==> flow/design.v <==
`timescale 1ns / 1ps
module FD (output reg Q, input C, input D);
  always @(posedge C) Q <= D;
endmodule
module FDR (output reg Q, input C, input D, input R);
  always @(posedge C) Q <= R ? 1'b0 : D;
endmodule
module FDRE (output reg Q, input C, input CE, input D, input R);
  always @(posedge C)
    if (R) Q <= 1'b0;
    else if (CE) Q <= D;
endmodule
module FDS (output reg Q, input C, input D, input S);
  always @(posedge C) Q <= S ? 1'b1 : D;
endmodule
module LUT6 #(parameter [63:0] INIT = 64'h0)
  (output O, input I0, input I1, input I2, input I3, input I4, input I5);
  assign O = INIT[{I5, I4, I3, I2, I1, I0}];
endmodule
module LUT6_2 #(parameter [63:0] INIT = 64'h0)
  (output O6, output O5, input I0, input I1, input I2, input I3, input I4, input I5);
  assign O6 = INIT[{I5, I4, I3, I2, I1, I0}];
  assign O5 = INIT[{1'b0, I4, I3, I2, I1, I0}];
endmodule
module MUXCY (output O, input CI, input DI, input S);
  assign O = S ? CI : DI;
endmodule
module XORCY (output O, input CI, input LI);
  assign O = CI ^ LI;
endmodule
module RAM32M #(parameter [63:0] INIT_A = 64'h0, parameter [63:0] INIT_B = 64'h0,
                parameter [63:0] INIT_C = 64'h0, parameter [63:0] INIT_D = 64'h0)
  (output [1:0] DOA, output [1:0] DOB, output [1:0] DOC, output [1:0] DOD,
   input [4:0] ADDRA, input [4:0] ADDRB, input [4:0] ADDRC, input [4:0] ADDRD,
   input [1:0] DIA, input [1:0] DIB, input [1:0] DIC, input [1:0] DID,
   input WCLK, input WE);
  reg [1:0] ma [0:31];
  reg [1:0] mb [0:31];
  reg [1:0] mc [0:31];
  reg [1:0] md [0:31];
  always @(posedge WCLK)
    if (WE) begin
      ma[ADDRD] <= DIA;
      mb[ADDRD] <= DIB;
      mc[ADDRD] <= DIC;
      md[ADDRD] <= DID;
    end
  assign DOA = ma[ADDRA];
  assign DOB = mb[ADDRB];
  assign DOC = mc[ADDRC];
  assign DOD = md[ADDRD];
endmodule
module RAM64M #(parameter [63:0] INIT_A = 64'h0, parameter [63:0] INIT_B = 64'h0,
                parameter [63:0] INIT_C = 64'h0, parameter [63:0] INIT_D = 64'h0)
  (output DOA, output DOB, output DOC, output DOD,
   input [5:0] ADDRA, input [5:0] ADDRB, input [5:0] ADDRC, input [5:0] ADDRD,
   input DIA, input DIB, input DIC, input DID,
   input WCLK, input WE);
  reg ma [0:63];
  reg mb [0:63];
  reg mc [0:63];
  reg md [0:63];
  always @(posedge WCLK)
    if (WE) begin
      ma[ADDRD] <= DIA;
      mb[ADDRD] <= DIB;
      mc[ADDRD] <= DIC;
      md[ADDRD] <= DID;
    end
  assign DOA = ma[ADDRA];
  assign DOB = mb[ADDRB];
  assign DOC = mc[ADDRC];
  assign DOD = md[ADDRD];
endmodule
module RAM128X1S #(parameter [127:0] INIT = 128'h0)
  (output O, input A0, input A1, input A2, input A3, input A4, input A5, input A6,
   input D, input WCLK, input WE);
  reg m [0:127];
  wire [6:0] a = {A6, A5, A4, A3, A2, A1, A0};
  always @(posedge WCLK) if (WE) m[a] <= D;
  assign O = m[a];
endmodule
module RAM256X1S #(parameter [255:0] INIT = 256'h0)
  (output O, input [7:0] A, input D, input WCLK, input WE);
  reg m [0:255];
  always @(posedge WCLK) if (WE) m[A] <= D;
  assign O = m[A];
endmodule
`timescale 1ps/1ps
module kcpsm6 (address, instruction, bram_enable, in_port, out_port, port_id, write_strobe, k_write_strobe, read_strobe, interrupt, interrupt_ack, sleep, reset, clk) ;
parameter [7:0] 	hwbuild = 8'h00 ;
parameter [11:0] 	interrupt_vector = 12'h3FF ;
parameter integer scratch_pad_memory_size = 64 ;   
output [11:0]	address ;
input	 [17:0]    	instruction ;
output		bram_enable ;
input	 [7:0]	in_port ;
output [7:0]	out_port ;
output [7:0]	port_id ;
output		write_strobe ;
output		k_write_strobe ;
output		read_strobe ;
input			interrupt ;
output		interrupt_ack ;
input			sleep ;
input			reset ;
input			clk ;
wire	[2:1]		t_state_value ;
wire	[2:1]		t_state ;
wire 			run_value ;
wire              run ;
wire  		internal_reset_value ;
wire 			internal_reset ;
wire 			sync_sleep ;
wire 			int_enable_type ;
wire 			interrupt_enable_value ;
wire			interrupt_enable ;
wire			sync_interrupt ;
wire 			active_interrupt_value ;
wire 			active_interrupt ;
wire	[2:0]		arith_logical_sel ;
wire			arith_carry_in ;
wire			arith_carry_value ;
wire			arith_carry ;
wire 	[7:0]		half_arith_logical ;
wire 	[7:0]		logical_carry_mask ;
wire 	[7:0]		carry_arith_logical ;
wire 	[7:0]		arith_logical_value ;
wire 	[7:0]		arith_logical_result ;
wire 	[7:0]		shift_rotate_value ;
wire 	[7:0]		shift_rotate_result ;
wire			shift_in_bit ;
wire 	[7:0]		alu_result ;
wire 	[1:0]		alu_mux_sel_value ;
wire 	[1:0]		alu_mux_sel ;
wire			strobe_type ;
wire 			write_strobe_value ;
wire 			k_write_strobe_value ;
wire			read_strobe_value ;
wire			flag_enable_type ;
wire			flag_enable_value ;
wire			flag_enable ; 
wire			lower_parity ;
wire			lower_parity_sel ;
wire			carry_lower_parity ;
wire 			upper_parity ;
wire			parity ;
wire			shift_carry_value ;
wire			shift_carry ;
wire			carry_flag_value ;
wire			carry_flag ;
wire 			use_zero_flag_value ;
wire			use_zero_flag ;
wire 			drive_carry_in_zero ;
wire          	carry_in_zero ;
wire             	lower_zero ;
wire         	lower_zero_sel ;
wire       		carry_lower_zero ;
wire           	middle_zero ;
wire        	middle_zero_sel ;
wire      		carry_middle_zero ;
wire         	upper_zero_sel ;
wire        	zero_flag_value ;
wire              zero_flag ;
wire       		spm_enable_value ;
wire             	spm_enable ;
wire 	[7:0]		spm_ram_data ;
wire 	[7:0]		spm_data  ;
wire           	regbank_type ;
wire             	bank_value ;
wire              bank ;
wire          	loadstar_type ;
wire         	sx_addr4_value ;
wire   		register_enable_type ;
wire  		register_enable_value ;
wire        	register_enable ;
wire 	[4:0]		sx_addr ;
wire 	[4:0]		sy_addr ;
wire 	[7:0]		sx ;
wire 	[7:0]		sy ;
wire 	[7:0]		sy_or_kk ;
wire       		pc_move_is_valid ;
wire              move_type ;
wire           	returni_type ;
wire 	[2:0]		pc_mode ;
wire 	[11:0]	register_vector ;
wire 	[11:0]	half_pc ;
wire 	[10:0]	carry_pc ;
wire 	[11:0]	pc_value ;
wire 	[11:0]	pc ;
wire 	[11:0]	pc_vector ;
wire             	push_stack ;
wire              pop_stack ;
wire 	[11:0]	stack_memory ;
wire 	[11:0]	return_vector ;
wire       		stack_carry_flag ;
wire      		shadow_carry_flag ;
wire        	stack_zero_flag ;
wire      		shadow_zero_value ;
wire       		shadow_zero_flag ;
wire             	stack_bank ;
wire            	shadow_bank ;
wire              stack_bit ;
wire            	special_bit ;
wire 	[4:0]		half_pointer_value ;
wire 	[4:0]		feed_pointer_value ;
wire 	[4:0]		stack_pointer_carry ;
wire 	[4:0]		stack_pointer_value ;
wire 	[4:0]		stack_pointer ;
LUT6_2 #(
	.INIT	(64'hFFFFF55500000EEE))
reset_lut( 
	.I0 	(run),
	.I1 	(internal_reset),
	.I2 	(stack_pointer_carry[4]),
	.I3 	(t_state[2]),
	.I4 	(reset),
	.I5 	(1'b1),
	.O5 	(run_value),
	.O6 	(internal_reset_value));
FD run_flop (  
	.D 	(run_value),
	.Q 	(run),
	.C 	(clk));
FD internal_reset_flop(
	.D	(internal_reset_value),
	.Q	(internal_reset),
	.C	(clk));
FD sync_sleep_flop(
	.D 	(sleep),
	.Q 	(sync_sleep),
	.C 	(clk));
LUT6_2 #(
	.INIT    (64'h0083000B00C4004C))
t_state_lut( 
	.I0     (t_state[1]),
	.I1     (t_state[2]),
	.I2     (sync_sleep),
	.I3     (internal_reset),
	.I4     (special_bit),
	.I5     (1'b1),
	.O5     (t_state_value[1]),
	.O6     (t_state_value[2]));
FD t_state1_flop (  
	.D      (t_state_value[1]),
	.Q      (t_state[1]),
	.C      (clk));
FD t_state2_flop (  
	.D      (t_state_value[2]),
	.Q      (t_state[2]),
	.C      (clk));
LUT6_2 #(
	.INIT	(64'h0010000000000800))
int_enable_type_lut( 
	.I0     (instruction[13]),
	.I1     (instruction[14]),
	.I2     (instruction[15]),
	.I3     (instruction[16]),
	.I4     (instruction[17]),
	.I5     (1'b1),
	.O5     (loadstar_type),
	.O6     (int_enable_type)) ;
LUT6 #(
	.INIT    (64'h000000000000CAAA))
interrupt_enable_lut( 
	.I0     (interrupt_enable),
	.I1     (instruction[0]),
	.I2     (int_enable_type),
	.I3     (t_state[1]),
	.I4     (active_interrupt),
	.I5     (internal_reset),
	.O      (interrupt_enable_value));                     
FD interrupt_enable_flop (  
	.D      (interrupt_enable_value),
	.Q      (interrupt_enable),
	.C      (clk));
FD sync_interrupt_flop (  
	.D      (interrupt),
	.Q      (sync_interrupt),
	.C      (clk));
LUT6_2 # (
	.INIT    (64'hCC33FF0080808080))
active_interrupt_lut( 
	.I0     (interrupt_enable),
	.I1     (t_state[2]),
	.I2     (sync_interrupt),
	.I3     (bank),
	.I4     (loadstar_type),
	.I5     (1'b1),
	.O5     (active_interrupt_value), 
	.O6     (sx_addr4_value));
FD active_interrupt_flop (  
	.D      (active_interrupt_value),
	.Q      (active_interrupt),
	.C      (clk));
FD interrupt_ack_flop (  
	.D      (active_interrupt),
	.Q      (interrupt_ack),
	.C      (clk));
LUT6 #(
	.INIT    (64'h5A3CFFFF00000000))
pc_move_is_valid_lut( 
	.I0     (carry_flag),
	.I1     (zero_flag),
	.I2     (instruction[14]),
	.I3     (instruction[15]),
	.I4     (instruction[16]),
	.I5     (instruction[17]),
	.O      (pc_move_is_valid)) ;
LUT6_2 # (
	.INIT    (64'h7777027700000200))
move_type_lut( 
	.I0     (instruction[12]),
	.I1     (instruction[13]),
	.I2     (instruction[14]),
	.I3     (instruction[15]),
	.I4     (instruction[16]),
	.I5     (1'b1),
	.O5     (returni_type),
	.O6     (move_type)) ;
LUT6_2 # (
	.INIT    (64'h0000F000000023FF))
pc_mode1_lut( 
	.I0     (instruction[12]),
	.I1     (returni_type),
	.I2     (move_type),
	.I3     (pc_move_is_valid),
	.I4     (active_interrupt),
	.I5     (1'b1),
	.O5     (pc_mode[0]),
	.O6     (pc_mode[1])) ;
LUT6 # (
	.INIT    (64'hFFFFFFFF00040000))
pc_mode2_lut( 
	.I0     (instruction[12]),
	.I1     (instruction[14]),
	.I2     (instruction[15]),
	.I3     (instruction[16]),
	.I4     (instruction[17]),
	.I5     (active_interrupt),
	.O      (pc_mode[2])) ;
LUT6_2 # (
	.INIT    (64'hFFFF100000002000))
push_pop_lut( 
	.I0     (instruction[12]),
	.I1     (instruction[13]),
	.I2     (move_type),
	.I3     (pc_move_is_valid),
	.I4     (active_interrupt),
	.I5     (1'b1),
	.O5     (pop_stack),
	.O6     (push_stack)) ;
LUT6_2 #(
	.INIT    (64'h03CA000004200000))
alu_decode0_lut( 
	.I0     (instruction[13]),
	.I1     (instruction[14]),
	.I2     (instruction[15]),
	.I3     (instruction[16]),
	.I4     (1'b1),
	.I5     (1'b1),
	.O5     (alu_mux_sel_value[0]),
	.O6     (arith_logical_sel[0])) ;
FD alu_mux_sel0_flop(  
	.D      (alu_mux_sel_value[0]),
	.Q      (alu_mux_sel[0]),
	.C      (clk)) ;
LUT6_2 #(
	.INIT    (64'h7708000000000F00))
alu_decode1_lut( 
	.I0     (carry_flag),
	.I1     (instruction[13]),
	.I2     (instruction[14]),
	.I3     (instruction[15]),
	.I4     (instruction[16]),
	.I5     (1'b1),
	.O5     (alu_mux_sel_value[1]),
	.O6     (arith_carry_in)) ;                     
FD alu_mux_sel1_flop (  
	.D      (alu_mux_sel_value[1]),
	.Q      (alu_mux_sel[1]),
	.C      (clk)) ;
LUT6_2 # (
	.INIT    (64'hD000000002000000))
alu_decode2_lut( 
	.I0     (instruction[14]),
	.I1     (instruction[15]),
	.I2     (instruction[16]),
	.I3     (1'b1),
	.I4     (1'b1),
	.I5     (1'b1),
	.O5     (arith_logical_sel[1]),
	.O6     (arith_logical_sel[2])) ;
LUT6_2 # (
	.INIT    (64'h00013F3F0010F7CE))
register_enable_type_lut( 
	.I0     (instruction[13]),
	.I1     (instruction[14]),
	.I2     (instruction[15]),
	.I3     (instruction[16]),
	.I4     (instruction[17]),
	.I5     (1'b1),
	.O5     (flag_enable_type),
	.O6     (register_enable_type)) ;
LUT6_2 # (
	.INIT    (64'hC0CC0000A0AA0000))
register_enable_lut( 
	.I0     (flag_enable_type),
	.I1     (register_enable_type),
	.I2     (instruction[12]),
	.I3     (instruction[17]),
	.I4     (t_state[1]),
	.I5     (1'b1),
	.O5     (flag_enable_value),
	.O6     (register_enable_value)) ;
FDR flag_enable_flop (  
	.D      (flag_enable_value),
	.Q      (flag_enable),
	.R      (active_interrupt),
	.C      (clk)) ;
FDR register_enable_flop (  
	.D      (register_enable_value),
	.Q      (register_enable),
	.R      (active_interrupt),
	.C      (clk)) ;
LUT6_2 # (
	.INIT    (64'h8000000020000000))
spm_enable_lut( 
	.I0     (instruction[13]),
	.I1     (instruction[14]),
	.I2     (instruction[17]),
	.I3     (strobe_type),
	.I4     (t_state[1]),
	.I5     (1'b1),
	.O5     (k_write_strobe_value),
	.O6     (spm_enable_value)) ;
FDR k_write_strobe_flop (  
	.D      (k_write_strobe_value),
	.Q      (k_write_strobe),
	.R      (active_interrupt),
	.C      (clk)) ;
FDR spm_enable_flop (  
	.D      (spm_enable_value),
	.Q      (spm_enable),
	.R      (active_interrupt),
	.C      (clk)) ;
LUT6_2 # (
	.INIT    (64'h4000000001000000))
read_strobe_lut( 
	.I0     (instruction[13]),
	.I1     (instruction[14]),
	.I2     (instruction[17]),
	.I3     (strobe_type),
	.I4     (t_state[1]),
	.I5     (1'b1),
	.O5     (read_strobe_value),
	.O6     (write_strobe_value)) ;
FDR write_strobe_flop (  
	.D      (write_strobe_value),
	.Q      (write_strobe),
	.R      (active_interrupt),
	.C      (clk)) ;
FDR read_strobe_flop (  
	.D      (read_strobe_value),
	.Q      (read_strobe),
	.R      (active_interrupt),
	.C      (clk)) ;
LUT6 # (
	.INIT    (64'h0080020000000000))
regbank_type_lut( 
	.I0     (instruction[12]),
	.I1     (instruction[13]),
	.I2     (instruction[14]),
	.I3     (instruction[15]),
	.I4     (instruction[16]),
	.I5     (instruction[17]),
	.O      (regbank_type)) ;
LUT6 # (
	.INIT    (64'hACACFF00FF00FF00))
bank_lut( 
	.I0     (instruction[0]),
	.I1     (shadow_bank),
	.I2     (instruction[16]),
	.I3     (bank),
	.I4     (regbank_type),
	.I5     (t_state[1]),
	.O      (bank_value)) ;                     
FDR bank_flop (  
	.D      (bank_value),
	.Q      (bank),
	.R      (internal_reset),
	.C      (clk)) ;
FD sx_addr4_flop (  
	.D      (sx_addr4_value),
	.Q      (sx_addr[4]),
	.C      (clk)) ;
assign sx_addr[3:0] = instruction[11:8] ;
assign sy_addr = {bank, instruction[7:4]} ;
XORCY arith_carry_xorcy ( 
	.LI 	(1'b0),
	.CI 	(carry_arith_logical[7]),
	.O      (arith_carry_value)) ;
FD arith_carry_flop (  
	.D      (arith_carry_value),
	.Q      (arith_carry),
	.C      (clk)) ;
LUT6_2 # (
	.INIT    (64'h0000000087780000))
lower_parity_lut( 
	.I0     (instruction[13]),
	.I1     (carry_flag),
	.I2     (arith_logical_result[0]),
	.I3     (arith_logical_result[1]),
	.I4     (1'b1),
	.I5     (1'b1),
	.O5     (lower_parity),
	.O6     (lower_parity_sel)) ;  
MUXCY parity_muxcy ( 
	.DI	(lower_parity),
	.CI	(1'b0),                     
	.S	(lower_parity_sel),
	.O      (carry_lower_parity)) ;
LUT6 #(
	.INIT    (64'h6996966996696996))
upper_parity_lut( 
	.I0     (arith_logical_result[2]),
	.I1     (arith_logical_result[3]),
	.I2     (arith_logical_result[4]),
	.I3     (arith_logical_result[5]),
	.I4     (arith_logical_result[6]),
	.I5     (arith_logical_result[7]),
	.O      (upper_parity)) ;                     
XORCY parity_xorcy( 
	.LI	(upper_parity),
        .CI	(carry_lower_parity),
	.O      (parity)) ;
LUT6 #(
	.INIT    (64'hFFFFAACCF0F0F0F0))
shift_carry_lut( 
	.I0     (sx[0]),
	.I1     (sx[7]),
	.I2     (shadow_carry_flag),
	.I3     (instruction[3]),
	.I4     (instruction[7]),
	.I5     (instruction[16]),
	.O      (shift_carry_value)) ;                     
FD shift_carry_flop(  
	.D      (shift_carry_value),
	.Q      (shift_carry),
	.C      (clk)) ;
LUT6_2 #(
	.INIT    (64'h3333AACCF0AA0000))
carry_flag_lut( 
	.I0     (shift_carry),
	.I1     (arith_carry),
	.I2     (parity),
	.I3     (instruction[14]),
	.I4     (instruction[15]),
	.I5     (instruction[16]),
	.O5     (drive_carry_in_zero),
	.O6     (carry_flag_value)) ;  
FDRE carry_flag_flop(  
	.D      (carry_flag_value),
	.Q      (carry_flag),
       	.CE     (flag_enable),
	.R      (internal_reset),
	.C      (clk)) ;
MUXCY init_zero_muxcy( 
	.DI	(drive_carry_in_zero),
	.CI	(1'b0),
	.S	(carry_flag_value),
	.O      (carry_in_zero)) ;
LUT6_2 # (
	.INIT    (64'hA280000000F000F0))
use_zero_flag_lut( 
	.I0     (instruction[13]),
	.I1     (instruction[14]),
	.I2     (instruction[15]),
	.I3     (instruction[16]),
	.I4     (1'b1),
	.I5     (1'b1),
	.O5     (strobe_type),
	.O6     (use_zero_flag_value)) ;                     
FD use_zero_flag_flop(  
	.D      (use_zero_flag_value),
	.Q      (use_zero_flag),
	.C      (clk)) ;
LUT6_2 #(
	.INIT    (64'h0000000000000001))
lower_zero_lut( 
	.I0     (alu_result[0]),
	.I1     (alu_result[1]),
	.I2     (alu_result[2]),
	.I3     (alu_result[3]),
	.I4     (alu_result[4]),
	.I5     (1'b1),
	.O5     (lower_zero),
	.O6     (lower_zero_sel)) ;                     
MUXCY lower_zero_muxcy( 
	.DI	(lower_zero),
	.CI	(carry_in_zero),
	.S	(lower_zero_sel),
	.O      (carry_lower_zero)) ;
LUT6_2 # (
	.INIT    (64'h0000000D00000000))
middle_zero_lut( 
	.I0     (use_zero_flag),
	.I1     (zero_flag),
	.I2     (alu_result[5]),
	.I3     (alu_result[6]),
	.I4     (alu_result[7]),
	.I5     (1'b1),
	.O5     (middle_zero),
	.O6     (middle_zero_sel)) ;                     
MUXCY middle_zero_muxcy( 
	.DI	(middle_zero),
	.CI	(carry_lower_zero),                     
	.S 	(middle_zero_sel),
  	.O      (carry_middle_zero)) ;
LUT6 #(
	.INIT    (64'hFBFF000000000000))
upper_zero_lut( 
	.I0     (instruction[14]),
	.I1     (instruction[15]),
	.I2     (instruction[16]),
	.I3     (1'b1),
	.I4     (1'b1),
	.I5     (1'b1),
	.O      (upper_zero_sel)) ;                     
MUXCY upper_zero_muxcy( 
	.DI	(shadow_zero_flag),
	.CI	(carry_middle_zero),                    
	.S	(upper_zero_sel),
	.O      (zero_flag_value)) ;
FDRE zero_flag_flop(  
	.D      (zero_flag_value),
	.Q      (zero_flag),
	.CE     (flag_enable),
	.R      (internal_reset),
	.C      (clk)) ;
assign register_vector = {sx[3:0], sy} ;
genvar i ;
generate
for (i = 0 ; i <= 11 ; i = i+1)
begin : address_loop
parameter [7:0] id4 = 8'h30 + i/4 ;
parameter [7:0] id8 = 8'h30 + i/8 ;
parameter [7:0] ip4d8 = 8'h30 + (i+4)/8 ;	  
FD return_vector_flop(  
	.D      (stack_memory[i]),
	.Q      (return_vector[i]),
	.C      (clk));
if (i % 2 == 0) begin: output_data
LUT6_2 #(
	.INIT   (64'hFF00F0F0CCCCAAAA))
pc_vector_mux_lut( 
	.I0     (instruction[i]),
	.I1     (return_vector[i]),
	.I2     (instruction[i+1]),
	.I3     (return_vector[i+1]),
	.I4     (instruction[12]),
	.I5     (1'b1),
	.O5     (pc_vector[i]),
	.O6     (pc_vector[i+1]));
end  
FDRE pc_flop(  
	.D      (pc_value[i]),
	.Q      (pc[i]),
	.R      (internal_reset),
	.CE     (t_state[1]),
	.C      (clk));
if (i == 0) begin: lsb_pc
if (interrupt_vector[i] == 1'b0) begin: low_int_vector
LUT6 #(
	.INIT    (64'h00AA000033CC0F00))
pc_lut( 
	.I0     (register_vector[i]),
	.I1     (pc_vector[i]),
	.I2     (pc[i]),
	.I3     (pc_mode[0]),
	.I4     (pc_mode[1]),
	.I5     (pc_mode[2]), 
	.O      (half_pc[i]));
end  
if (interrupt_vector[i] == 1'b1) begin: high_int_vector
LUT6 #(
	.INIT    (64'h00AA00FF33CC0F00))
pc_lut( 
	.I0     (register_vector[i]),
	.I1     (pc_vector[i]),
	.I2     (pc[i]),
	.I3     (pc_mode[0]),
	.I4     (pc_mode[1]),
	.I5     (pc_mode[2]), 
	.O      (half_pc[i]));
end  
XORCY pc_xorcy( 
	.LI	(half_pc[i]),
	.CI	(1'b0),
	.O      (pc_value[i]));
MUXCY pc_muxcy( 
	.DI 	(pc_mode[0]),
	.CI 	(1'b0),
	.S	(half_pc[i]),
        .O      (carry_pc[i]));
end  
if (i > 0) begin : upper_pc
if (interrupt_vector[i] == 1'b0) begin: low_int_vector
LUT6 #(
	.INIT    (64'h00AA0000CCCCF000))
pc_lut( 
	.I0     (register_vector[i]),
	.I1     (pc_vector[i]),
	.I2     (pc[i]),
	.I3     (pc_mode[0]),
	.I4     (pc_mode[1]),
	.I5     (pc_mode[2]), 
	.O      (half_pc[i]));
end  
if (interrupt_vector[i] == 1'b1) begin: high_int_vector
LUT6 #(
	.INIT    (64'h00AA00FFCCCCF000))
pc_lut( 
	.I0     (register_vector[i]),
	.I1     (pc_vector[i]),
	.I2     (pc[i]),
	.I3     (pc_mode[0]),
	.I4     (pc_mode[1]),
	.I5     (pc_mode[2]), 
	.O      (half_pc[i]));
end  
XORCY pc_xorcy( 
	.LI	(half_pc[i]),
	.CI	(carry_pc[i-1]),
	.O      (pc_value[i]));
if (i < 11) begin: mid_pc
MUXCY pc_muxcy( 
	.DI 	(1'b0),
	.CI 	(carry_pc[i-1]),
	.S 	(half_pc[i]),
	.O     	(carry_pc[i]));
end  
end  
end  
endgenerate
FD shadow_carry_flag_flop(  
	.D      (stack_carry_flag),
	.Q      (shadow_carry_flag),
	.C      (clk)) ;
FD stack_zero_flop(  
	.D      (stack_zero_flag),
	.Q      (shadow_zero_value),
	.C      (clk)) ;
FD shadow_zero_flag_flop(  
	.D      (shadow_zero_value),
	.Q      (shadow_zero_flag),
	.C      (clk)) ;
FD shadow_bank_flop(  
	.D      (stack_bank),
	.Q      (shadow_bank),
	.C      (clk)) ;
FD stack_bit_flop(  
	.D      (stack_bit),
	.Q      (special_bit),
	.C      (clk)) ;
RAM32M #(
	.INIT_A	(64'h0000000000000000), 
	.INIT_B	(64'h0000000000000000), 
	.INIT_C (64'h0000000000000000), 
	.INIT_D (64'h0000000000000000)) 
stack_ram_low ( 
	.DOA	({stack_zero_flag, stack_carry_flag}), 
	.DOB	({stack_bit, stack_bank}),
	.DOC    (stack_memory[1:0]), 
	.DOD    (stack_memory[3:2]),
	.ADDRA	(stack_pointer[4:0]), 
	.ADDRB	(stack_pointer[4:0]), 
	.ADDRC  (stack_pointer[4:0]), 
	.ADDRD  (stack_pointer[4:0]),
	.DIA	({zero_flag, carry_flag}), 
	.DIB	({run, bank}),
	.DIC    (pc[1:0]),
	.DID    (pc[3:2]),
	.WE 	(t_state[1]), 
	.WCLK	(clk));
RAM32M #(
	.INIT_A	(64'h0000000000000000), 
	.INIT_B	(64'h0000000000000000), 
	.INIT_C	(64'h0000000000000000), 
	.INIT_D	(64'h0000000000000000)) 
stack_ram_high(    
	.DOA	(stack_memory[5:4]), 
	.DOB	(stack_memory[7:6]),
	.DOC   	(stack_memory[9:8]),
	.DOD   	(stack_memory[11:10]),
	.ADDRA 	(stack_pointer[4:0]), 
	.ADDRB 	(stack_pointer[4:0]), 
	.ADDRC  (stack_pointer[4:0]), 
	.ADDRD  (stack_pointer[4:0]),
	.DIA    (pc[5:4]),
	.DIB    (pc[7:6]),
	.DIC    (pc[9:8]),
	.DID    (pc[11:10]),
	.WE 	(t_state[1]),  
	.WCLK 	(clk));
generate
for (i = 0 ; i <= 4 ; i = i+1)
begin : stack_loop
parameter [7:0]	id4 = 8'h30 + i/4 ;
if (i == 0) begin: lsb_stack
FDR pointer_flop(  
	.D      (stack_pointer_value[i]),
	.Q      (stack_pointer[i]),
	.R      (internal_reset),
	.C      (clk)) ;
LUT6_2 #(
	.INIT    (64'h001529AAAAAAAAAA))
stack_pointer_lut( 
	.I0     (stack_pointer[i]),
	.I1     (pop_stack),
	.I2     (push_stack),
	.I3     (t_state[1]),
	.I4     (t_state[2]),
	.I5     (1'b1), 
	.O5     (feed_pointer_value[i]),
	.O6     (half_pointer_value[i]));
XORCY stack_xorcy( 
	.LI 	(half_pointer_value[i]),
	.CI 	(1'b0),
	.O      (stack_pointer_value[i]));
MUXCY stack_muxcy( 
	.DI	(feed_pointer_value[i]),
	.CI	(1'b0),
	.S 	(half_pointer_value[i]),
	.O      (stack_pointer_carry[i]));
end  
if (i > 0) begin: upper_stack
FDR pointer_flop(  
	.D      (stack_pointer_value[i]),
	.Q      (stack_pointer[i]),
	.R      (internal_reset),
	.C      (clk)) ;
LUT6_2 #(
	.INIT    (64'h002A252AAAAAAAAA))
stack_pointer_lut( 
	.I0     (stack_pointer[i]),
	.I1     (pop_stack),
	.I2     (push_stack),
	.I3     (t_state[1]),
	.I4     (t_state[2]),
	.I5     (1'b1), 
	.O5     (feed_pointer_value[i]),
	.O6     (half_pointer_value[i]));
XORCY stack_xorcy( 
	.LI 	(half_pointer_value[i]),
	.CI 	(stack_pointer_carry[i-1]),
	.O      (stack_pointer_value[i]));
MUXCY stack_muxcy( 
	.DI 	(feed_pointer_value[i]),
	.CI 	(stack_pointer_carry[i-1]),
	.S 	(half_pointer_value[i]),
	.O      (stack_pointer_carry[i]));
end  
end  
endgenerate
generate
for (i = 0 ; i <= 7 ; i = i+1)
begin : data_path_loop
parameter [7:0]	id1 = 8'h30 + i ;
parameter [7:0]	id2 = 8'h30 + i/2 ;
parameter [7:0]	id4 = 8'h30 + i/4 ;
if (i % 2 == 0) begin: output_data
LUT6_2 #(
	.INIT    (64'hFF00F0F0CCCCAAAA))
sy_kk_mux_lut( 
	.I0     (sy[i]),
	.I1     (instruction[i]),
	.I2     (sy[i+1]),
	.I3     (instruction[i+1]),
	.I4     (instruction[12]),
	.I5     (1'b1),
	.O5     (sy_or_kk[i]),
	.O6     (sy_or_kk[i+1]));
end  
if (i % 2 == 0) begin: second_operand
LUT6_2 #(
	.INIT    (64'hFF00F0F0CCCCAAAA))
out_port_lut( 
	.I0     (sx[i]),
	.I1     (instruction[i+4]),
	.I2     (sx[i+1]),
	.I3     (instruction[i+5]),
	.I4     (instruction[13]),
	.I5     (1'b1),
	.O5     (out_port[i]),
	.O6     (out_port[i+1]));
end  
LUT6_2 #(
	.INIT    (64'h69696E8ACCCC0000))
arith_logical_lut( 
	.I0     (sy_or_kk[i]),
	.I1     (sx[i]),
	.I2     (arith_logical_sel[0]),
	.I3     (arith_logical_sel[1]),
	.I4     (arith_logical_sel[2]),
	.I5     (1'b1),
	.O5     (logical_carry_mask[i]),
	.O6     (half_arith_logical[i]));
FD arith_logical_flop( 
	.D      (arith_logical_value[i]),
	.Q      (arith_logical_result[i]),
	.C      (clk)) ;
if (i == 0) begin: lsb_arith_logical
MUXCY arith_logical_muxcy( 
	.DI 	(logical_carry_mask[i]),
	.CI 	(arith_carry_in),
	.S 	(half_arith_logical[i]),
	.O      (carry_arith_logical[i]));
XORCY arith_logical_xorcy( 
	.LI 	(half_arith_logical[i]),
	.CI 	(arith_carry_in),
	.O      (arith_logical_value[i]));
end  
if (i > 0) begin: upper_arith_logical
MUXCY arith_logical_muxcy( 
	.DI 	(logical_carry_mask[i]),
	.CI 	(carry_arith_logical[i-1]),
	.S 	(half_arith_logical[i]),
	.O      (carry_arith_logical[i]));
XORCY arith_logical_xorcy( 
	.LI 	(half_arith_logical[i]),
	.CI 	(carry_arith_logical[i-1]),
	.O      (arith_logical_value[i]));
end  
if (hwbuild[i] == 1'b0) begin: low_hwbuild 
FDR shift_rotate_flop( 
	.D      (shift_rotate_value[i]),
	.Q      (shift_rotate_result[i]),
	.R      (instruction[7]),
	.C      (clk)) ;
end  
if (hwbuild[i] == 1'b1) begin: high_hwbuild 
FDS shift_rotate_flop( 
	.D      (shift_rotate_value[i]),
	.Q      (shift_rotate_result[i]),
	.S 	(instruction[7]),
	.C      (clk)) ;
end  
if (i == 0) begin: lsb_shift_rotate
LUT6 #(
	.INIT    (64'hBFBC8F8CB3B08380))
shift_bit_lut( 
	.I0     (instruction[0]),
	.I1     (instruction[1]),
	.I2     (instruction[2]),
	.I3     (carry_flag),
	.I4     (sx[0]),
	.I5     (sx[7]),
	.O      (shift_in_bit));
LUT6_2 #(
	.INIT    (64'hFF00F0F0CCCCAAAA))
shift_rotate_lut( 
	.I0     (shift_in_bit),
	.I1     (sx[i+1]),
	.I2     (sx[i]),
	.I3     (sx[i+2]),
	.I4     (instruction[3]),
	.I5     (1'b1),
	.O5     (shift_rotate_value[i]),
	.O6     (shift_rotate_value[i+1]));
end  
if (i == 2 || i == 4) begin: mid_shift_rotate
LUT6_2 #(
	.INIT    (64'hFF00F0F0CCCCAAAA))
shift_rotate_lut( 
	.I0     (sx[i-1]),
	.I1     (sx[i+1]),
	.I2     (sx[i]),
	.I3     (sx[i+2]),
	.I4     (instruction[3]),
	.I5     (1'b1),
	.O5     (shift_rotate_value[i]),
	.O6     (shift_rotate_value[i+1]));
end  
if (i == 6) begin: msb_shift_rotate
LUT6_2 #(
	.INIT    (64'hFF00F0F0CCCCAAAA))
shift_rotate_lut( 
	.I0     (sx[i-1]),
	.I1     (sx[i+1]),
	.I2     (sx[i]),
	.I3     (shift_in_bit),
	.I4     (instruction[3]),
	.I5     (1'b1),
	.O5     (shift_rotate_value[i]),
	.O6     (shift_rotate_value[i+1]));
end  
LUT6 #(
	.INIT    (64'hFF00F0F0CCCCAAAA))
alu_mux_lut( 
	.I0     (arith_logical_result[i]),
	.I1     (shift_rotate_result[i]),
	.I2     (in_port[i]),
	.I3     (spm_data[i]),
	.I4     (alu_mux_sel[0]),
	.I5     (alu_mux_sel[1]),
	.O      (alu_result[i]));
if (scratch_pad_memory_size == 64) begin : small_spm
FD spm_flop( 
	.D      (spm_ram_data[i]),
	.Q      (spm_data[i]),
	.C      (clk)) ;
if (i == 0 || i == 4) begin: small_spm_ram
RAM64M #( 
	.INIT_A	(64'h0000000000000000),
	.INIT_B	(64'h0000000000000000),
	.INIT_C	(64'h0000000000000000),
	.INIT_D	(64'h0000000000000000)) 
spm_ram(   
	.DOA 	(spm_ram_data[i]),
	.DOB 	(spm_ram_data[i+1]),
	.DOC    (spm_ram_data[i+2]),
	.DOD    (spm_ram_data[i+3]),
	.ADDRA 	(sy_or_kk[5:0]),
	.ADDRB 	(sy_or_kk[5:0]),
	.ADDRC  (sy_or_kk[5:0]),
	.ADDRD  (sy_or_kk[5:0]),
	.DIA 	(sx[i]),
	.DIB 	(sx[i+1]),
	.DIC    (sx[i+2]),
	.DID    (sx[i+3]),
	.WE 	(spm_enable),
	.WCLK 	(clk));
end  
end  
if (scratch_pad_memory_size == 128) begin : medium_spm
RAM128X1S  #(
	.INIT	(128'h00000000000000000000000000000000))
spm_ram(       
	.D      (sx[i]),
	.WE 	(spm_enable),
	.WCLK 	(clk),
	.A0 	(sy_or_kk[0]),
	.A1 	(sy_or_kk[1]),
	.A2 	(sy_or_kk[2]),
	.A3 	(sy_or_kk[3]),
	.A4 	(sy_or_kk[4]),
	.A5 	(sy_or_kk[5]),
	.A6 	(sy_or_kk[6]),
	.O      (spm_ram_data[i]));
FD spm_flop( 
	.D      (spm_ram_data[i]),
	.Q      (spm_data[i]),
	.C      (clk)) ;
end  
if (scratch_pad_memory_size == 256) begin : large_spm
RAM256X1S #(
	.INIT	(256'h0000000000000000000000000000000000000000000000000000000000000000))
spm_ram (       
	.D      (sx[i]),
	.WE 	(spm_enable),
	.WCLK 	(clk),
	.A 	(sy_or_kk),
	.O      (spm_ram_data[i]));
FD spm_flop( 
	.D      (spm_ram_data[i]),
	.Q      (spm_data[i]),
	.C      (clk)) ;
end  
end  
endgenerate
RAM32M #(
	.INIT_A	(64'h0000000000000000), 
	.INIT_B	(64'h0000000000000000), 
	.INIT_C (64'h0000000000000000), 
	.INIT_D (64'h0000000000000000)) 
lower_reg_banks(    
	.DOA 	(sy[1:0]), 
	.DOB 	(sx[1:0]),
	.DOC    (sy[3:2]),
	.DOD    (sx[3:2]),
	.ADDRA 	(sy_addr), 
	.ADDRB 	(sx_addr), 
	.ADDRC  (sy_addr), 
	.ADDRD  (sx_addr), 
	.DIA 	(alu_result[1:0]),
	.DIB 	(alu_result[1:0]),
	.DIC    (alu_result[3:2]),
	.DID    (alu_result[3:2]),
	.WE 	(register_enable), 
	.WCLK	(clk));
RAM32M #(
	.INIT_A	(64'h0000000000000000), 
	.INIT_B	(64'h0000000000000000), 
	.INIT_C (64'h0000000000000000),  
	.INIT_D (64'h0000000000000000)) 
upper_reg_banks(    
	.DOA 	(sy[5:4]), 
	.DOB 	(sx[5:4]),
	.DOC    (sy[7:6]),
	.DOD    (sx[7:6]),
	.ADDRA 	(sy_addr),
	.ADDRB 	(sx_addr),
	.ADDRC  (sy_addr), 
	.ADDRD  (sx_addr), 
	.DIA 	(alu_result[5:4]),
	.DIB 	(alu_result[5:4]),
	.DIC    (alu_result[7:6]),
	.DID    (alu_result[7:6]),
	.WE 	(register_enable), 
	.WCLK	(clk));
assign address = pc;
assign bram_enable = t_state[2];
assign port_id = sy_or_kk;
endmodule
### Reports on kcpsm6

What the tools print for kcpsm6, step after step.
Line numbers count from 1 in the design file above.
Library cell names are shortened.
The mark -- stands for no value.

| set-up | value |
|---|---|
| design top | kcpsm6 |
| clock | clk |
| cell library | sky130hd |
| timing corner | tt_025C_1v80 |

### After elaboration

Source: Yosys, flattened and elaborated, memories not mapped. Widths are those after wreduce; folded enables and synchronous resets count as part of the registers. Registers that Yosys merges into a memory's read port (data or address) are not register bits. Print and check cells do not count. Equal cells are merged and count once.
Yosys's memory passes give these memory sizes; they may raise the number of words (mostly to a power of two), join words into wider ones and drop unused or constant bits.

| operators by class | value |
|---|---|
| bitwise gates (word level) | 24 |
| shift operators | 129 |
| muxes and demuxes | 55 |

Operators with widths:

| kind | count |
|---|---|
| variable part select 64 x 6 -> 1 bit with constant A | 79 |
| variable part select 64 x 5 -> 1 bit with constant A | 50 |
| 2-to-1 mux 1 bit | 40 |
| XOR 1 bit | 24 |
| 2-to-1 mux 2 bit | 12 |
| 2-to-1 mux 5 bit | 2 |
| 2-to-1 mux 6 bit | 1 |

| word-level totals | value |
|---|---|
| word width x clocked read ports | 24 |
| word-level cells | 290 |
| register bits | 58 |
| memories | 24 |
| input bits | 30 |
| RAM bits | 1536 |
| output and inout port bits | 33 |

Memories:

| name | words | bits a word | read ports | wr ports | line | text |
|---|---|---|---|---|---|---|
| data_path_loop[0].small_spm.small_spm_ram.spm_ram.ma | 64 | 1 | 1 | 1 | 59 | `reg ma [0:63];` |
| data_path_loop[0].small_spm.small_spm_ram.spm_ram.mb | 64 | 1 | 1 | 1 | 60 | `reg mb [0:63];` |
| data_path_loop[0].small_spm.small_spm_ram.spm_ram.mc | 64 | 1 | 1 | 1 | 61 | `reg mc [0:63];` |
| data_path_loop[0].small_spm.small_spm_ram.spm_ram.md | 64 | 1 | 1 | 1 | 62 | `reg md [0:63];` |
| data_path_loop[4].small_spm.small_spm_ram.spm_ram.ma | 64 | 1 | 1 | 1 | 59 |  |
| data_path_loop[4].small_spm.small_spm_ram.spm_ram.mb | 64 | 1 | 1 | 1 | 60 |  |

Memories not listed: 18.

### Logic depth

Longest topological path by Yosys (ltp), each cell counted once; first at word level (registers and memories cut), then after technology mapping (sequential cells cut; the memories' decode and read muxes count).

| depth | value |
|---|---|
| depth in word-level cells | 15 |
| ABC_AREA | 0 |
| depth in mapped cells | 23 |
| mapped depth without buffers | 20 |

### Mapped cells and area

The flow's flattened synthesis, as Yosys stat reports it; memories are mapped. The netlist is that of the ABC_AREA named above (0 if unset); the other value can give another one.
Totals and module areas in this step are rounded.

| mapped netlist | value |
|---|---|
| mapped area | 55900 µm² |
| cell count | 3206 |
| flip-flops | 1362 |

Cell types:

| cell | count | area in all (µm²) |
|---|---|---|
| edfxtp_1 | 1280 | 3.84E+04 |
| mux4_2 | 249 | 5.61E+03 |
| a22oi_1 | 228 | 1.71E+03 |
| dfxtp_1 | 82 | 1.64E+03 |
| mux2i_1 | 153 | 1.53E+03 |
| nor2_1 | 233 | 874.589 |
| nand2_1 | 123 | 461.693 |
| clkbuf_1 | 106 | 397.882 |
| ha_1 | 30 | 375.36 |
| a21oi_1 | 70 | 350.336 |
| nand4_1 | 56 | 350.336 |
| buf_4 | 39 | 292.781 |
| mux2_2 | 23 | 258.998 |
| buf_2 | 47 | 235.226 |
| buf_6 | 19 | 213.955 |
| o21ai_0 | 42 | 210.202 |
| nand3_1 | 38 | 190.182 |
| o22ai_1 | 26 | 162.656 |

Not listed: further types 61, cells in them 362.
By module: a second synthesis without flattening, with its own total; a netlist apart from the flattened one above.

| second synthesis, totals | value |
|---|---|
| cells (unflattened synthesis) | 3887 |
| area total of the unflattened synthesis | 67500 µm² |

Each row is one instance without its submodules.

By module:

| module | times used | cells | seq. area (µm²) | area (µm²) |
|---|---|---|---|---|
| RAM32M | 4 | 561 | 7690 | 10200 |
| RAM64M | 2 | 525 | 7690 | 10200 |
| FD | 48 | 1 | 20.0 | 20.0 |
| LUT6_2 | 8 | 13 | 0.0 | 97.6 |
| FDR | 20 | 2 | 20.0 | 33.8 |
| LUT6_2 | 18 | 2 | 0.0 | 33.8 |
| FDRE | 14 | 3 | 20.0 | 33.8 |
| MUXCY | 29 | 1 | 0.0 | 15.0 |
| LUT6 | 9 | 5 | 0.0 | 33.8 |
| XORCY | 27 | 1 | 0.0 | 8.8 |
| LUT6_2 | 4 | 8 | 0.0 | 48.8 |
| LUT6 | 8 | 1 | 0.0 | 22.5 |
| LUT6_2 | 1 | 17 | 0.0 | 118 |
| LUT6_2 | 1 | 17 | 0.0 | 96.3 |

Further modules, not shown: 30.

### Path before layout

Path of least setup slack by OpenSTA after synthesis, without wires, with an ideal clock, recovery checks aside; 20% of the period is set as input and as output delay. Where synthesis merged equal registers, the netlist keeps one of their names.

| timing path post-synthesis | value |
|---|---|
| path kind | in2out |
| start | input instruction[9] |
| end | output out_port[0] |
| stages on the path | 8 |
| delay of the path | 5.557 ns |
| launch time at the first pin | 1.800 ns |
| path buffers | 3 |
| period | 9.0 ns |
| data arrival time | 7.357 ns |
| input delay | 1.800 ns |
| output delay | 1.800 ns |
| path slack | -0.157 ns |
| synthesis period reached | 9.157 ns |

"delay of the path" is the arrival time less input delay plus setup time.
A path that ends at an output port has no setup time.
"stages on the path": output pins that drive a net of the path, with the launching flip-flop's if there is one; two outputs of one cell count as two.
"synthesis period reached" = period - worst setup slack (recovery checks aside). The figure is calculated, with input and output delays left at 20% of the set period.
Between the ends stands the longest chain of elaborated cells between them, by number of cells; it is not shown to be the way that was timed. Of several equally long chains one is given.
Each line given opens the expression or statement behind the cell; cells for indexed reads and writes are added by Yosys, which also makes memories of some case tables.
A memory read counts as a cell of the chain, while the word-level depth stops at memories.

| between the ends, post-synthesis | value |
|---|---|
| path through | clkbuf_1 -> clkbuf_1 -> mux4_2 -> o22ai_1 -> nor4_1 -> inv_1 -> o21ai_0 -> buf_4 |
| cells in the longest elaborated chain | 2 |
| elaborated cells between the ends (all ways) | 2 |
| RTL lines with such cells | 2 |
| classes of those cells | shift (1); memory (1) |

Ends and longest elaborated chain, post-synthesis:

| what | line | text |
|---|---|---|
| start, declared | 95 | `input [17:0] instruction ;` |
| memory read (32 x 2 bit) | 38 | `reg [1:0] mb [0:31];` |
| variable part select 64 x 5 -> 1 bit | 23 | `assign O5 = INIT[{1'b0, I4, I3, I2, I1, I0}];` |
| end, declared | 98 | `output [7:0] out_port ;` |

Some nets on the timed path still bear RTL names; the line given drives or declares the net.

Named nets, post-synthesis:

| signal | line | text |
|---|---|---|
| address_loop[8].upper_pc.high_int_vector.pc_lut.I0 | 49 | `assign DOB = mb[ADDRB];` |
| data_path_loop[0].second_operand.out_port_lut.O5 | 23 |  |

### Path in the finished layout

Path of least setup slack in the final report of run A (OpenROAD, finished layout, wires in). Where an end is a register, its clock arrival counts in the times.

| timing path after layout | value |
|---|---|
| path kind | in2out |
| start | input instruction[5] |
| end | output port_id[2] |
| launch time at the first pin | 1.80 ns |
| data arrival time | 7.27 ns |
| input delay | 1.80 ns |
| path buffers | 9 |
| period | 9.0 ns |
| path slack | -0.07 ns |
| stages on the path | 14 |
| output delay | 1.80 ns |

Between the ends stands the longest chain of elaborated cells between them, by number of cells; it is not shown to be the way that was timed. Of several equally long chains one is given.
A memory read counts as a cell of the chain, while the word-level depth stops at memories.

| between the ends, after layout | value |
|---|---|
| path through | clkdlybuf4s50_1 -> buf_4 -> nor2_1 -> buf_2 -> a22oi_1 -> a21oi_1 -> or4_4 -> o21ai_4 -> buf_4 -> buf_4 -> buf_4 -> buf_2 -> buf_4 -> clkdlybuf4s50_1 |
| cells in the longest elaborated chain | 2 |
| elaborated cells between the ends (all ways) | 2 |
| RTL lines with such cells | 2 |
| classes of those cells | shift (1); memory (1) |

Ends and longest elaborated chain, after layout:

| what | line | text |
|---|---|---|
| start, declared | 95 | `input [17:0] instruction ;` |
| memory read (32 x 2 bit) | 39 | `reg [1:0] mc [0:31];` |
| variable part select 64 x 5 -> 1 bit | 23 | `assign O5 = INIT[{1'b0, I4, I3, I2, I1, I0}];` |
| end, declared | 99 | `output [7:0] port_id ;` |

Some nets on the timed path still bear RTL names; the line given drives or declares the net.

Named nets, after layout:

| signal | line |
|---|---|
| data_path_loop[2].arith_logical_lut.I0 | 23 |

Measured data: module kcpsm6, platform sky130hd, 6 stored runs of the flow under differing settings, order arbitrary. Input and output delays are each 20% of the period that was set; the output load is 0.01 pF.
"reached clock period" means the clock period less the worst setup slack. The figure is calculated, with input and output delays left at 20% of the set period.
"worst path time": the worst setup path's part of the clock period (all of it between registers, 20% less for each end at a port) less its slack. A launch clock that arrives late makes it longer, a capture clock that arrives late makes it shorter.
By "power" is meant OpenSTA's value without simulated activity: inputs other than the clock are taken to toggle once in ten clock periods, and the tool carries that through the logic.
Results are given in rounded form.

#### Run A

| setting | value |
|---|---|
| CORE_ASPECT_RATIO | `1.15` |
| CTS_CLUSTER_SIZE | `19` |
| GPL_TIMING_DRIVEN | `0` |
| HOLD_SLACK_MARGIN | `0.03` |
| MIN_ROUTING_LAYER | `met2` |
| PLACE_DENSITY_LB_ADDON | `0.1` |
| SLEW_MARGIN | `10` |
| period_ns | `9.0` |
| CAP_MARGIN | `20` |
| CORE_MARGIN | `2` |
| CORE_UTILIZATION | `40` |

| result | value |
|---|---|
| standard-cell area of the final layout | 65500 µm² |
| Yosys chip area after synthesis | 55900 µm² |
| power | 14.7 mW |
| worst path time | 5.47 ns |
| class of the worst setup path | in2out |
| area of the die | 143000 µm² |
| worst setup slack after layout | -0.074 ns |
| reached clock period | 9.074 ns |

#### Run B

| setting | value |
|---|---|
| CORE_ASPECT_RATIO | `1.15` |
| PLACE_DENSITY_LB_ADDON | `0.1` |
| period_ns | `9.0` |
| CAP_MARGIN | `20` |
| CORE_MARGIN | `2` |
| CORE_UTILIZATION | `40` |
| SLEW_MARGIN | `20` |

| result | value |
|---|---|
| standard-cell area of the final layout | 63100 µm² |
| Yosys chip area after synthesis | 55900 µm² |
| power | 14.1 mW |
| worst path time | 3.78 ns |
| class of the worst setup path | in2out |
| area of the die | 143000 µm² |
| worst setup slack after layout | 1.62 ns |
| reached clock period | 7.378 ns |

#### Run C

| setting | value |
|---|---|
| CAP_MARGIN | `5` |
| CELL_PAD_IN_SITES_DETAIL_PLACEMENT | `1` |
| CELL_PAD_IN_SITES_GLOBAL_PLACEMENT | `2` |
| CORE_ASPECT_RATIO | `1.15` |
| CORE_MARGIN | `4` |
| CTS_CLUSTER_SIZE | `19` |
| GPL_TIMING_DRIVEN | `0` |
| HOLD_SLACK_MARGIN | `0.03` |
| MIN_ROUTING_LAYER | `met2` |
| PLACE_DENSITY_LB_ADDON | `0.1` |
| SLEW_MARGIN | `0` |
| TNS_END_PERCENT | `25` |
| period_ns | `9.0` |
| CORE_UTILIZATION | `40` |

| result | value |
|---|---|
| standard-cell area of the final layout | 65100 µm² |
| Yosys chip area after synthesis | 55900 µm² |
| power | 14.7 mW |
| worst path time | 7.51 ns |
| class of the worst setup path | in2reg |
| area of the die | 146000 µm² |
| worst setup slack after layout | -0.307 ns |
| reached clock period | 9.307 ns |

#### Run D

| setting | value |
|---|---|
| ABC_AREA | `0` |
| CAP_MARGIN | `30` |
| CORE_UTILIZATION | `15` |
| GPL_TIMING_DRIVEN | `0` |
| MAX_ROUTING_LAYER | `met4` |
| PLACE_DENSITY_LB_ADDON | `0.12` |
| period_ns | `4.6` |
| CORE_MARGIN | `2` |
| SLEW_MARGIN | `20` |

| result | value |
|---|---|
| standard-cell area of the final layout | 74100 µm² |
| Yosys chip area after synthesis | 55900 µm² |
| power | 30.6 mW |
| worst path time | 3.73 ns |
| class of the worst setup path | in2reg |
| area of the die | 378000 µm² |
| worst setup slack after layout | -0.048 ns |
| reached clock period | 4.648 ns |

#### Run E

| setting | value |
|---|---|
| CAP_MARGIN | `5` |
| CELL_PAD_IN_SITES_DETAIL_PLACEMENT | `1` |
| CELL_PAD_IN_SITES_GLOBAL_PLACEMENT | `2` |
| CORE_ASPECT_RATIO | `1.15` |
| CORE_MARGIN | `4` |
| CTS_CLUSTER_SIZE | `19` |
| GPL_ROUTABILITY_DRIVEN | `0` |
| GPL_TIMING_DRIVEN | `0` |
| HOLD_SLACK_MARGIN | `0.03` |
| MAX_ROUTING_LAYER | `met4` |
| MIN_ROUTING_LAYER | `met2` |
| PLACE_DENSITY_LB_ADDON | `0.1` |
| SETUP_SLACK_MARGIN | `-0.05` |
| SLEW_MARGIN | `30` |
| TNS_END_PERCENT | `25` |
| period_ns | `9.0` |
| CORE_UTILIZATION | `40` |

| result | value |
|---|---|
| standard-cell area of the final layout | 65100 µm² |
| Yosys chip area after synthesis | 55900 µm² |
| power | 14.5 mW |
| worst path time | 5.39 ns |
| class of the worst setup path | in2out |
| area of the die | 146000 µm² |
| worst setup slack after layout | 0.011 ns |
| reached clock period | 8.989 ns |

#### Run F

| setting | value |
|---|---|
| ABC_AREA | `0` |
| CELL_PAD_IN_SITES_DETAIL_PLACEMENT | `1` |
| CELL_PAD_IN_SITES_GLOBAL_PLACEMENT | `1` |
| CORE_UTILIZATION | `20` |
| CTS_CLUSTER_DIAMETER | `300` |
| GPL_ROUTABILITY_DRIVEN | `0` |
| GPL_TIMING_DRIVEN | `0` |
| HOLD_SLACK_MARGIN | `0.28` |
| PLACE_DENSITY | `0.37` |
| SETUP_SLACK_MARGIN | `2.06` |
| period_ns | `7.85` |
| CAP_MARGIN | `20` |
| CORE_MARGIN | `2` |
| SLEW_MARGIN | `20` |

| result | value |
|---|---|
| standard-cell area of the final layout | 71000 µm² |
| Yosys chip area after synthesis | 55900 µm² |
| power | 17.3 mW |
| worst path time | 4.23 ns |
| class of the worst setup path | in2reg |
| area of the die | 284000 µm² |
| worst setup slack after layout | 2.05 ns |
| reached clock period | 5.801 ns |
